==> flow/design.v <==
module RstGen(
    input           clk,
    input           asrst_n,
    output wire     srst_n
);
reg  asrst_n_d1, asrst_n_d2;
always @(posedge clk or negedge asrst_n) begin
    if (!asrst_n) begin
        asrst_n_d1 <= 1'b0;
        asrst_n_d2 <= 1'b0;
    end
    else begin
        asrst_n_d1 <= asrst_n;
        asrst_n_d2 <= asrst_n_d1;
    end
end
assign srst_n = asrst_n_d2;
endmodule
module RoundRobinArbiter(
    input wire clk,
    input wire asrst,            
    input wire en,
    input wire [2:0] req_vld,
    output reg [2:0] o_grant
);
reg [2:0] last_grant;            
always @(*) begin
    if (en)
        case (last_grant)
            'b001: begin
                if      (req_vld[1]) o_grant = 3'b010;
                else if (req_vld[2]) o_grant = 3'b100;
                else if (req_vld[0]) o_grant = 3'b001;
                else                 o_grant = 3'b000;
            end
            'b010: begin
                if      (req_vld[2]) o_grant = 3'b100;
                else if (req_vld[0]) o_grant = 3'b001;
                else if (req_vld[1]) o_grant = 3'b010;
                else                 o_grant = 3'b000;
            end
            'b100: begin
                if      (req_vld[0]) o_grant = 3'b001;
                else if (req_vld[1]) o_grant = 3'b010;
                else if (req_vld[2]) o_grant = 3'b100;
                else                 o_grant = 3'b000;
            end
            default: o_grant <= 3'b000;
        endcase
    else
        o_grant <= 3'b000;
end
always @(posedge clk or posedge asrst) begin
    if (asrst) last_grant <= 'b100;
    else if (en && (| req_vld)) begin
        last_grant <= o_grant;
    end
end
endmodule
module SyncFIFO #(
    parameter DEPTH = 192,
    parameter WIDTH = 8
)(
    input                           clk,
    input                           asrst,   
    input                           wren,    
    input           [WIDTH-1:0]     wrdata,  
    output   wire                   full,    
    input                           rden,    
    output   reg    [WIDTH-1:0]     rddata,  
    output   wire                   empty    
);
localparam ADDR_WIDTH = $clog2(DEPTH);       
reg  [WIDTH-1:0] mem [0:DEPTH-1];            
reg  [ADDR_WIDTH-1:0] wrptr;                 
reg  [ADDR_WIDTH-1:0] rdptr;
reg  [ADDR_WIDTH:0] cnt;                     
always @(posedge clk or posedge asrst) begin
    if (asrst) begin
        rdptr  <= 'd0;
        rddata <= 'd0;
    end 
    else if (rden && !empty) begin
        rddata <= mem[rdptr];
        if (rdptr < DEPTH - 1) 
            rdptr <= rdptr + 'd1;
        else rdptr <= 'd0;
    end
end
always @(posedge clk or posedge asrst) begin
    if (asrst) begin
        wrptr <= 'd0;
    end 
    else if (wren && !full) begin
        mem[wrptr] <= wrdata;
        if (wrptr < DEPTH - 1) 
            wrptr <= wrptr + 'd1;
        else wrptr <= 'd0;
    end
end
always @(posedge clk or posedge asrst) begin
    if (asrst) 
        cnt <= 'd0;
    else if ((wren && !full) && !(rden && !empty))
        cnt <= cnt + 'd1;
    else if (!(wren && !full) && (rden && !empty))
        cnt <= cnt - 'd1;
end
assign full = (cnt == DEPTH);
assign empty = (cnt == 0);
endmodule
module SyncFIFO_Bypass #(
    parameter   DEPTH = 8,
    parameter   WIDTH = 64
)(
    input                       CLK,
    input                       Reset,       
    input                       i_WrEn,      
    input       [WIDTH-1:0]     i_WrData,    
    output wire                 o_Valid,     
    output wire [WIDTH-1:0]     o_Data,
    input                       i_Grant,
    output wire                 o_Grant
);
wire                    fifo_wren, fifo_rden;
wire                    fifo_empty;
wire  [WIDTH-1:0]       fifo_wrdata, fifo_rddata;
reg   [WIDTH-1:0]       i_WrData_reg;        
reg                     i_Grant_reg;         
reg                     fifo_empty_reg;      
always @(posedge CLK) begin
    i_WrData_reg <= i_WrData;
    i_Grant_reg  <= i_Grant;
    fifo_empty_reg <= fifo_empty;
end
assign o_Valid = i_Grant_reg;
assign fifo_wren = (i_WrEn && i_Grant && fifo_empty) ? 0 : i_WrEn;
assign fifo_wrdata = i_WrData;
assign fifo_rden = i_Grant;
assign o_Grant = fifo_empty ? i_WrEn : 1;
assign o_Data  = (i_Grant_reg && fifo_empty_reg) ? i_WrData_reg : fifo_rddata;
SyncFIFO #(
    .DEPTH      ( DEPTH         ),
    .WIDTH      ( WIDTH         )
)u_SyncFIFO(
    .clk        ( CLK           ),
    .asrst      ( Reset         ),
    .wren       ( fifo_wren     ),
    .wrdata     ( fifo_wrdata   ),
    .full       (               ),
    .rden       ( fifo_rden     ),
    .rddata     ( fifo_rddata   ),
    .empty      ( fifo_empty    )
);
endmodule
module PassC #(
    parameter WIDTH = 8
)(
    input                       CLK,
    input                       Reset,       
    input                       i_WrEn,      
    input       [WIDTH-1:0]     i_WrData,    
    output reg                  o_Valid,     
    output reg  [WIDTH-1:0]     o_Data,
    input                       i_Grant,
    output wire                 o_Grant
);
assign o_Grant = i_WrEn;
always @(posedge CLK or posedge Reset) begin
    if (Reset)
        o_Valid <= 'd0;
    else
        o_Valid <= i_Grant;
end
always @(posedge CLK or posedge Reset) begin
    if (Reset)
        o_Data  <= 'd0;
    else if (i_Grant)
        o_Data  <= i_WrData;
end
endmodule
module ArbTop #(
    parameter   FIFO_DEPTH = 8,
    parameter   WIDTH = 64
)(
    input                       CLK,
    input                       ASynReset_N,
    input                       i_DataValid_A, i_DataValid_B, i_DataValid_C,
    input       [WIDTH-1:0]     i_DataIn_A,    i_DataIn_B,    i_DataIn_C,
    input                       i_DataGrant_D,
    output wire                 o_DataValid_D,
    output wire [WIDTH-1:0]     o_DataOut_D,
    output wire                 o_DataGrant_A, o_DataGrant_B, o_DataGrant_C
);
wire                SynReset_N;
wire  [2:0]         arb_req, arb_grant;
wire                PassA_DataVld, PassB_DataVld, PassC_DataVld;
wire  [WIDTH-1:0]   PassA_Data,    PassB_Data,    PassC_Data;
assign {o_DataGrant_C, o_DataGrant_B, o_DataGrant_A} = arb_grant;
assign o_DataValid_D = (PassA_DataVld || PassB_DataVld || PassC_DataVld);
assign o_DataOut_D = PassA_DataVld ? PassA_Data :
                     PassB_DataVld ? PassB_Data :
                     PassC_DataVld ? PassC_Data :
                     0;
RstGen u_RstGen(
    .clk        ( CLK           ),
    .asrst_n    ( ASynReset_N   ),
    .srst_n     ( SynReset_N    )
);
RoundRobinArbiter u_RoundRobinArbiter(
    .clk        ( CLK           ),
    .asrst      ( ~SynReset_N   ),
    .en         ( i_DataGrant_D ),
    .req_vld    ( arb_req       ),
    .o_grant    ( arb_grant     )
);
SyncFIFO_Bypass #(
    .DEPTH      ( FIFO_DEPTH    ),
    .WIDTH      ( WIDTH         )
) u_PassA (
    .CLK        ( CLK           ),
    .Reset      ( ~SynReset_N   ),
    .i_Grant    ( arb_grant[0]  ),
    .i_WrEn     ( i_DataValid_A ),
    .i_WrData   ( i_DataIn_A    ),
    .o_Grant    ( arb_req[0]    ),
    .o_Valid    ( PassA_DataVld ),
    .o_Data     ( PassA_Data    )
);
SyncFIFO_Bypass #(
    .DEPTH      ( FIFO_DEPTH    ),
    .WIDTH      ( WIDTH         )
) u_PassB (
    .CLK        ( CLK           ),
    .Reset      ( ~SynReset_N   ),
    .i_Grant    ( arb_grant[1]  ),
    .i_WrEn     ( i_DataValid_B ),
    .i_WrData   ( i_DataIn_B    ),
    .o_Grant    ( arb_req[1]    ),
    .o_Valid    ( PassB_DataVld ),
    .o_Data     ( PassB_Data    )
);
PassC #(
    .WIDTH      ( WIDTH         )
)u_PassC (
    .CLK        ( CLK           ),
    .Reset      ( ~SynReset_N   ),
    .i_Grant    ( arb_grant[2]  ),
    .i_WrEn     ( i_DataValid_C ),
    .i_WrData   ( i_DataIn_C    ),
    .o_Grant    ( arb_req[2]    ),
    .o_Valid    ( PassC_DataVld ),
    .o_Data     ( PassC_Data    )
);
endmodule
== Reports on ArbTop ==
What the tools print for ArbTop, step after step.
Lines are those of the file above, counted from 1.
Not given: n/a

* Top module: ArbTop
* Clock port: CLK
* Standard-cell library: sky130hd
* Library corner: tt_025C_1v80

== Word-level counts ==
Source: Yosys, flattened and elaborated. Widths are those after wreduce. Registers that Yosys merges into a memory's read port (data or address) are not register bits. Print and check cells do not count. Equal cells are merged and count once.

* Reduce/logical cells: 50
* $add $sub $neg: 8
* Magnitude comparators: 4
* Equality and inequality tests: 33
* Multiplexer cells: 30

{| class="wikitable"
|+ Operators with widths
! cell !! count
|-
| 64-bit parallel mux with 8-bit select || 2
|-
| 64-bit 2-to-1 mux || 5
|-
| 3-bit equality test with constant B || 17
|-
| 3-bit AND reduction || 16
|-
| 3-bit 2-to-1 mux || 12
|-
| 3-bit by 2-bit equality test with 1-bit output with constant B || 9
|-
| 4-bit 2-to-1 mux || 4
|-
| 1-bit logical AND || 15
|-
| 3-bit by 1-bit equality test with 1-bit output with constant B || 5
|-
| 3-bit by 1-bit adder with 3-bit output with constant B || 4
|-
| 3-bit less-than comparator with constant B || 4
|-
| 3-bit logical NOT || 4
|-
| 3-bit parallel mux with 3-bit select || 1
|-
| 1-bit logical NOT || 8
|-
| 4-bit by 1-bit adder with 4-bit output with constant B || 2
|-
| 4-bit by 1-bit subtractor with 4-bit output with constant B || 2
|-
| 4-bit equality test with constant B || 2
|-
| 4-bit logical NOT || 2
|-
| 1-bit 2-to-1 mux || 5
|-
| 2-bit nonzero test || 2
|-
| 3-bit OR reduction || 1
|-
| 1-bit logical OR || 2
|-
| 2-bit 2-to-1 mux || 1
|}

* Output and inout bits: 68
* Elaborated cells: 160
* Register bits after elaboration: 1,374
* Input bits: 198

== Logic depth ==
Yosys ltp: most cells in a row. Word level: on the elaborated netlist, between registers, memories and ports. Mapped: between sequential cells and ports; inverters and the memories' decode and read muxes count.

* Depth in word-level cells: 15
* ABC_AREA: 0
* Gate-level depth with buffers: 15
* Gate-level depth less buffers: 11

== After synthesis ==
Source: synth_stat.txt of the flow (Yosys; design flattened, memories mapped). It holds for the ABC_AREA given above (unset counts as 0); a run with the other value may have another netlist.
Totals and module areas in this step are rounded.

* Flip-flop cells: 1,374
* Mapped cells: 2,997
* Buffers: 202
* Sequential area: 38,850 um2
* Chip area (Yosys): 51,850 um2

{| class="wikitable"
|+ Cells by type
! cell type !! count !! total area (um2)
|-
| sky130_fd_sc_hd__edfxtp_1 || 1,024 || 3.07E+04
|-
| sky130_fd_sc_hd__dfrtp_1 || 217 || 5.43E+03
|-
| sky130_fd_sc_hd__mux2_2 || 346 || 3.9E+03
|-
| sky130_fd_sc_hd__dfxtp_1 || 132 || 2.64E+03
|-
| sky130_fd_sc_hd__a22o_1 || 104 || 910.874
|-
| sky130_fd_sc_hd__a222oi_1 || 86 || 860.826
|-
| sky130_fd_sc_hd__a221oi_1 || 89 || 779.498
|-
| sky130_fd_sc_hd__a22oi_1 || 103 || 773.242
|-
| sky130_fd_sc_hd__mux2i_1 || 70 || 700.672
|-
| sky130_fd_sc_hd__clkbuf_1 || 159 || 596.822
|-
| sky130_fd_sc_hd__a21oi_1 || 114 || 570.547
|-
| sky130_fd_sc_hd__a221o_1 || 57 || 570.547
|-
| sky130_fd_sc_hd__mux2_4 || 26 || 390.374
|-
| sky130_fd_sc_hd__ha_1 || 28 || 350.336
|-
| sky130_fd_sc_hd__nor2_1 || 74 || 277.766
|-
| sky130_fd_sc_hd__nand2_1 || 72 || 270.259
|-
| sky130_fd_sc_hd__a31oi_1 || 41 || 256.496
|-
| sky130_fd_sc_hd__a211o_1 || 19 || 166.41
|}

Other cell types: 47; their cells: 236.
By module: a second synthesis without flattening, with its own total; a netlist apart from the flattened one above.

* Cell total of the unflattened synthesis: 3,222
* Area (unflattened synthesis): 53,230 um2

Each row is one instance without its submodules.

{| class="wikitable"
|+ By module
! module !! area (um2) !! seq. area (um2) !! cells !! times used
|-
| SyncFIFO || 22,040 || 17,230 || 1,240 || 2
|-
| SyncFIFO_Bypass || 2,168 || 1,321 || 139 || 2
|-
| PassC #(WIDTH=64) || 2,715 || 1,627 || 138 || 1
|-
| ArbTop || 1,738 || 0.0 || 293 || 1
|-
| RoundRobinArbiter || 309.0 || 76.3 || 31 || 1
|-
| RstGen || 50.0 || 50.0 || 2 || 1
|}

== Timing after synthesis ==
Source: OpenSTA report_checks on the synthesized netlist (no wires, ideal clock, input and output delay 20% of the period each), path of least setup slack; recovery checks are left aside. Register names are those of the netlist, which keeps one name where synthesis merged equal registers.

* Kind: register -> register
* Start: reg u_RstGen.asrst_n_d2
* End: reg u_PassA.u_SyncFIFO.mem[1][0]
* Path buffers: 0
* Setup time: 0.661 ns
* Launch time at the first pin: 0.000 ns
* Period: 6.0 ns
* Stages on the path: 3
* Data required time: 5.339 ns
* Path delay: 13.038 ns
* Slack: -7.038 ns
* Data arrival time: 12.377 ns
* Synthesis period reached: 13.038 ns

"path delay" is the arrival time less input delay plus setup time.
"stages on the path" counts driving pins, that of a launching flip-flop among them; a cell with two outputs on the path counts twice.
"synthesis period reached" = period - worst setup slack (recovery checks aside). The figure is calculated, with input and output delays left at 20% of the set period.
The rows between start and end are the longest chain of elaborated cells between them; the timing report does not say that the signal goes this way. Where chains are equally long, one stands for them.
Each line given opens the expression or statement behind the cell; cells for indexed reads and writes are added by Yosys, which also makes memories of some case tables.

* Cell sequence: sky130_fd_sc_hd__dfrtp_1 sky130_fd_sc_hd__nand2_1 sky130_fd_sc_hd__o41ai_1
* Length of the longest elaborated chain: 1
* Elaborated cells between the ends (all ways): 1
* RTL lines with such cells: 0
* Those cells by class: reduce/logical (1)

{| class="wikitable"
|+ RTL lines, path post-synthesis
! what !! line !! text
|-
| start, declared || 6 || <nowiki>reg  asrst_n_d1, asrst_n_d2;</nowiki>
|-
| start, assigned || 10 || <nowiki>asrst_n_d2 <= 1'b0;</nowiki>
|-
| start, assigned || 14 || <nowiki>asrst_n_d2 <= asrst_n_d1;</nowiki>
|-
| 3-bit AND reduction || n/a ||
|-
| end, assigned || 95 || <nowiki>mem[wrptr] <= wrdata;</nowiki>
|-
| end, declared || 74 || <nowiki>reg  [WIDTH-1:0] mem [0:DEPTH-1];</nowiki>
|}

== Path in the finished layout ==
From the final timing report of flow run A: the path of least setup slack in the routed layout; clock arrival at registers is part of the times.

* Kind: register -> output
* Start: reg u_RoundRobinArbiter.last_grant[0]
* End: out o_DataGrant_A
* Stages on the path: 6
* Path buffers: 1
* Launch time at the first pin: 0.73 ns
* Data arrival time: 2.65 ns
* Slack: -0.37 ns
* Period: 2.86 ns
* Data required time: 2.29 ns
* External output delay: 0.57 ns

The rows between start and end are the longest chain of elaborated cells between them; the timing report does not say that the signal goes this way. Where chains are equally long, one stands for them.

* Cell sequence: sky130_fd_sc_hd__dfrtp_2 sky130_fd_sc_hd__or3b_2 sky130_fd_sc_hd__or3_4 sky130_fd_sc_hd__a21oi_4 sky130_fd_sc_hd__and2_4 sky130_fd_sc_hd__buf_6
* Length of the longest elaborated chain: 3
* Elaborated cells between the ends (all ways): 5
* RTL lines with such cells: 2
* Those cells by class: eq/ne (3); mux (2)

{| class="wikitable"
|+ RTL lines, path after layout
! what !! line !! text
|-
| start, declared || 26 || <nowiki>reg [2:0] last_grant;</nowiki>
|-
| start, assigned || 54 || <nowiki>if (asrst) last_grant <= 'b100;</nowiki>
|-
| start, assigned || 56 || <nowiki>last_grant <= o_grant;</nowiki>
|-
| 3-bit equality test || 29 || <nowiki>case (last_grant)</nowiki>
|-
| 3-bit parallel mux with 3-bit select || 29 ||
|-
| 3-bit 2-to-1 mux || 28 || <nowiki>if (en)</nowiki>
|-
| end, declared || 193 || <nowiki>output wire                 o_DataGrant_A, o_DataGrant_B, o_DataGrant_C</nowiki>
|}

FLOW RESULTS
============

ArbTop through Yosys and OpenROAD on sky130hd: 3 stored runs, unordered, with their settings and measured results. The constraints put input and output delay at 20% of the set period each and load the outputs with 0.01 pF.
"achieved clock period": clock period set for the run, less the worst setup slack. It is reckoned from that one timing run; input and output delays stay at 20% of the period that was set.
"worst setup path time" is the time allowed to the run's worst setup path (the clock period less input and output delay, where it has them) less its slack. Clock arrival times count: a late capture clock shortens it, a late launch clock lengthens it.
By "power" is meant OpenSTA's value without simulated activity: inputs other than the clock are taken to toggle once in ten clock periods, and the tool carries that through the logic.
Measured values are rounded.

Flow run A
==> flow/run.sh <==
#!/bin/bash
# the make line also repeats the synthesis and layout settings of config.mk as NAME=value (left out here)
make -C /OpenROAD-flow-scripts/flow DESIGN_CONFIG=/design/flow/config.mk WORK_HOME=/design/flow/orfs CLKGATE_MAP_FILE= finish
==> flow/config.mk <==
export PLATFORM = sky130hd
export DESIGN_NAME = ArbTop
export DESIGN_NICKNAME = ArbTop
export VERILOG_FILES = /design/flow/design.v
export SDC_FILE = /design/flow/constraint.sdc
export NUM_CORES = 4
export LEC_CHECK = 0
export CAP_MARGIN = 20
export CELL_PAD_IN_SITES_DETAIL_PLACEMENT = 0
export CORE_MARGIN = 2
export CORE_UTILIZATION = 61
export CTS_CLUSTER_DIAMETER = 241
export GPL_TIMING_DRIVEN = 0
export PLACE_DENSITY_LB_ADDON = 0.25
export SLEW_MARGIN = 5
export TNS_END_PERCENT = 65
==> flow/constraint.sdc <==
create_clock -name core_clock -period 2.86 [get_ports {CLK}]
set_input_delay 0.5720 -clock core_clock [delete_from_list [all_inputs] [get_ports {CLK}]]
set_output_delay 0.5720 -clock core_clock [all_outputs]
set_load 0.01 [all_outputs]

==> results of flow run A <==
chip area after synthesis (Yosys): 51,850 um2
die area: 87,350 um2
standard-cell area of the final layout: 64,600 um2
utilization: 0.769
worst setup slack after layout: -0.365 ns
total negative slack: -10.81 ns
power: 46.55 mW
achieved clock period: 3.225 ns
worst setup path time: 2.65 ns
worst setup path kind: register -> output

Flow run B
==> flow/run.sh <==
#!/bin/bash
# the make line also repeats the synthesis and layout settings of config.mk as NAME=value (left out here)
make -C /OpenROAD-flow-scripts/flow DESIGN_CONFIG=/design/flow/config.mk WORK_HOME=/design/flow/orfs CLKGATE_MAP_FILE= finish
==> flow/config.mk <==
export PLATFORM = sky130hd
export DESIGN_NAME = ArbTop
export DESIGN_NICKNAME = ArbTop
export VERILOG_FILES = /design/flow/design.v
export SDC_FILE = /design/flow/constraint.sdc
export NUM_CORES = 4
export LEC_CHECK = 0
export ABC_AREA = 1
export CAP_MARGIN = 20
export CELL_PAD_IN_SITES_DETAIL_PLACEMENT = 1
export CELL_PAD_IN_SITES_GLOBAL_PLACEMENT = 0
export CORE_MARGIN = 5
export CORE_UTILIZATION = 40
export CTS_CLUSTER_SIZE = 62
export GPL_ROUTABILITY_DRIVEN = 1
export GPL_TIMING_DRIVEN = 0
export HOLD_SLACK_MARGIN = 0.07
export MAX_ROUTING_LAYER = met4
export SETUP_SLACK_MARGIN = 1.16
export SLEW_MARGIN = 25
export TNS_END_PERCENT = 10
==> flow/constraint.sdc <==
create_clock -name core_clock -period 8.12 [get_ports {CLK}]
set_input_delay 1.6240 -clock core_clock [delete_from_list [all_inputs] [get_ports {CLK}]]
set_output_delay 1.6240 -clock core_clock [all_outputs]
set_load 0.01 [all_outputs]

==> results of flow run B <==
chip area after synthesis (Yosys): 52,820 um2
die area: 139,400 um2
standard-cell area of the final layout: 63,890 um2
utilization: 0.487
worst setup slack after layout: 2.259 ns
total negative slack: 0.000 ns
power: 16.83 mW
achieved clock period: 5.861 ns
worst setup path time: 2.61 ns
worst setup path kind: input -> output

Flow run C
==> flow/run.sh <==
#!/bin/bash
# the make line also repeats the synthesis and layout settings of config.mk as NAME=value (left out here)
make -C /OpenROAD-flow-scripts/flow DESIGN_CONFIG=/design/flow/config.mk WORK_HOME=/design/flow/orfs CLKGATE_MAP_FILE= finish
==> flow/config.mk <==
export PLATFORM = sky130hd
export DESIGN_NAME = ArbTop
export DESIGN_NICKNAME = ArbTop
export VERILOG_FILES = /design/flow/design.v
export SDC_FILE = /design/flow/constraint.sdc
export NUM_CORES = 4
export LEC_CHECK = 0
export CAP_MARGIN = 20
export CORE_MARGIN = 2
export CORE_UTILIZATION = 40
export SLEW_MARGIN = 20
==> flow/constraint.sdc <==
create_clock -name core_clock -period 3.07 [get_ports {CLK}]
set_input_delay 0.6140 -clock core_clock [delete_from_list [all_inputs] [get_ports {CLK}]]
set_output_delay 0.6140 -clock core_clock [all_outputs]
set_load 0.01 [all_outputs]

==> results of flow run C <==
chip area after synthesis (Yosys): 51,850 um2
die area: 132,500 um2
standard-cell area of the final layout: 64,470 um2
utilization: 0.499
worst setup slack after layout: -0.117 ns
total negative slack: -0.338 ns
power: 43.36 mW
achieved clock period: 3.187 ns
worst setup path time: 2.57 ns
worst setup path kind: register -> output
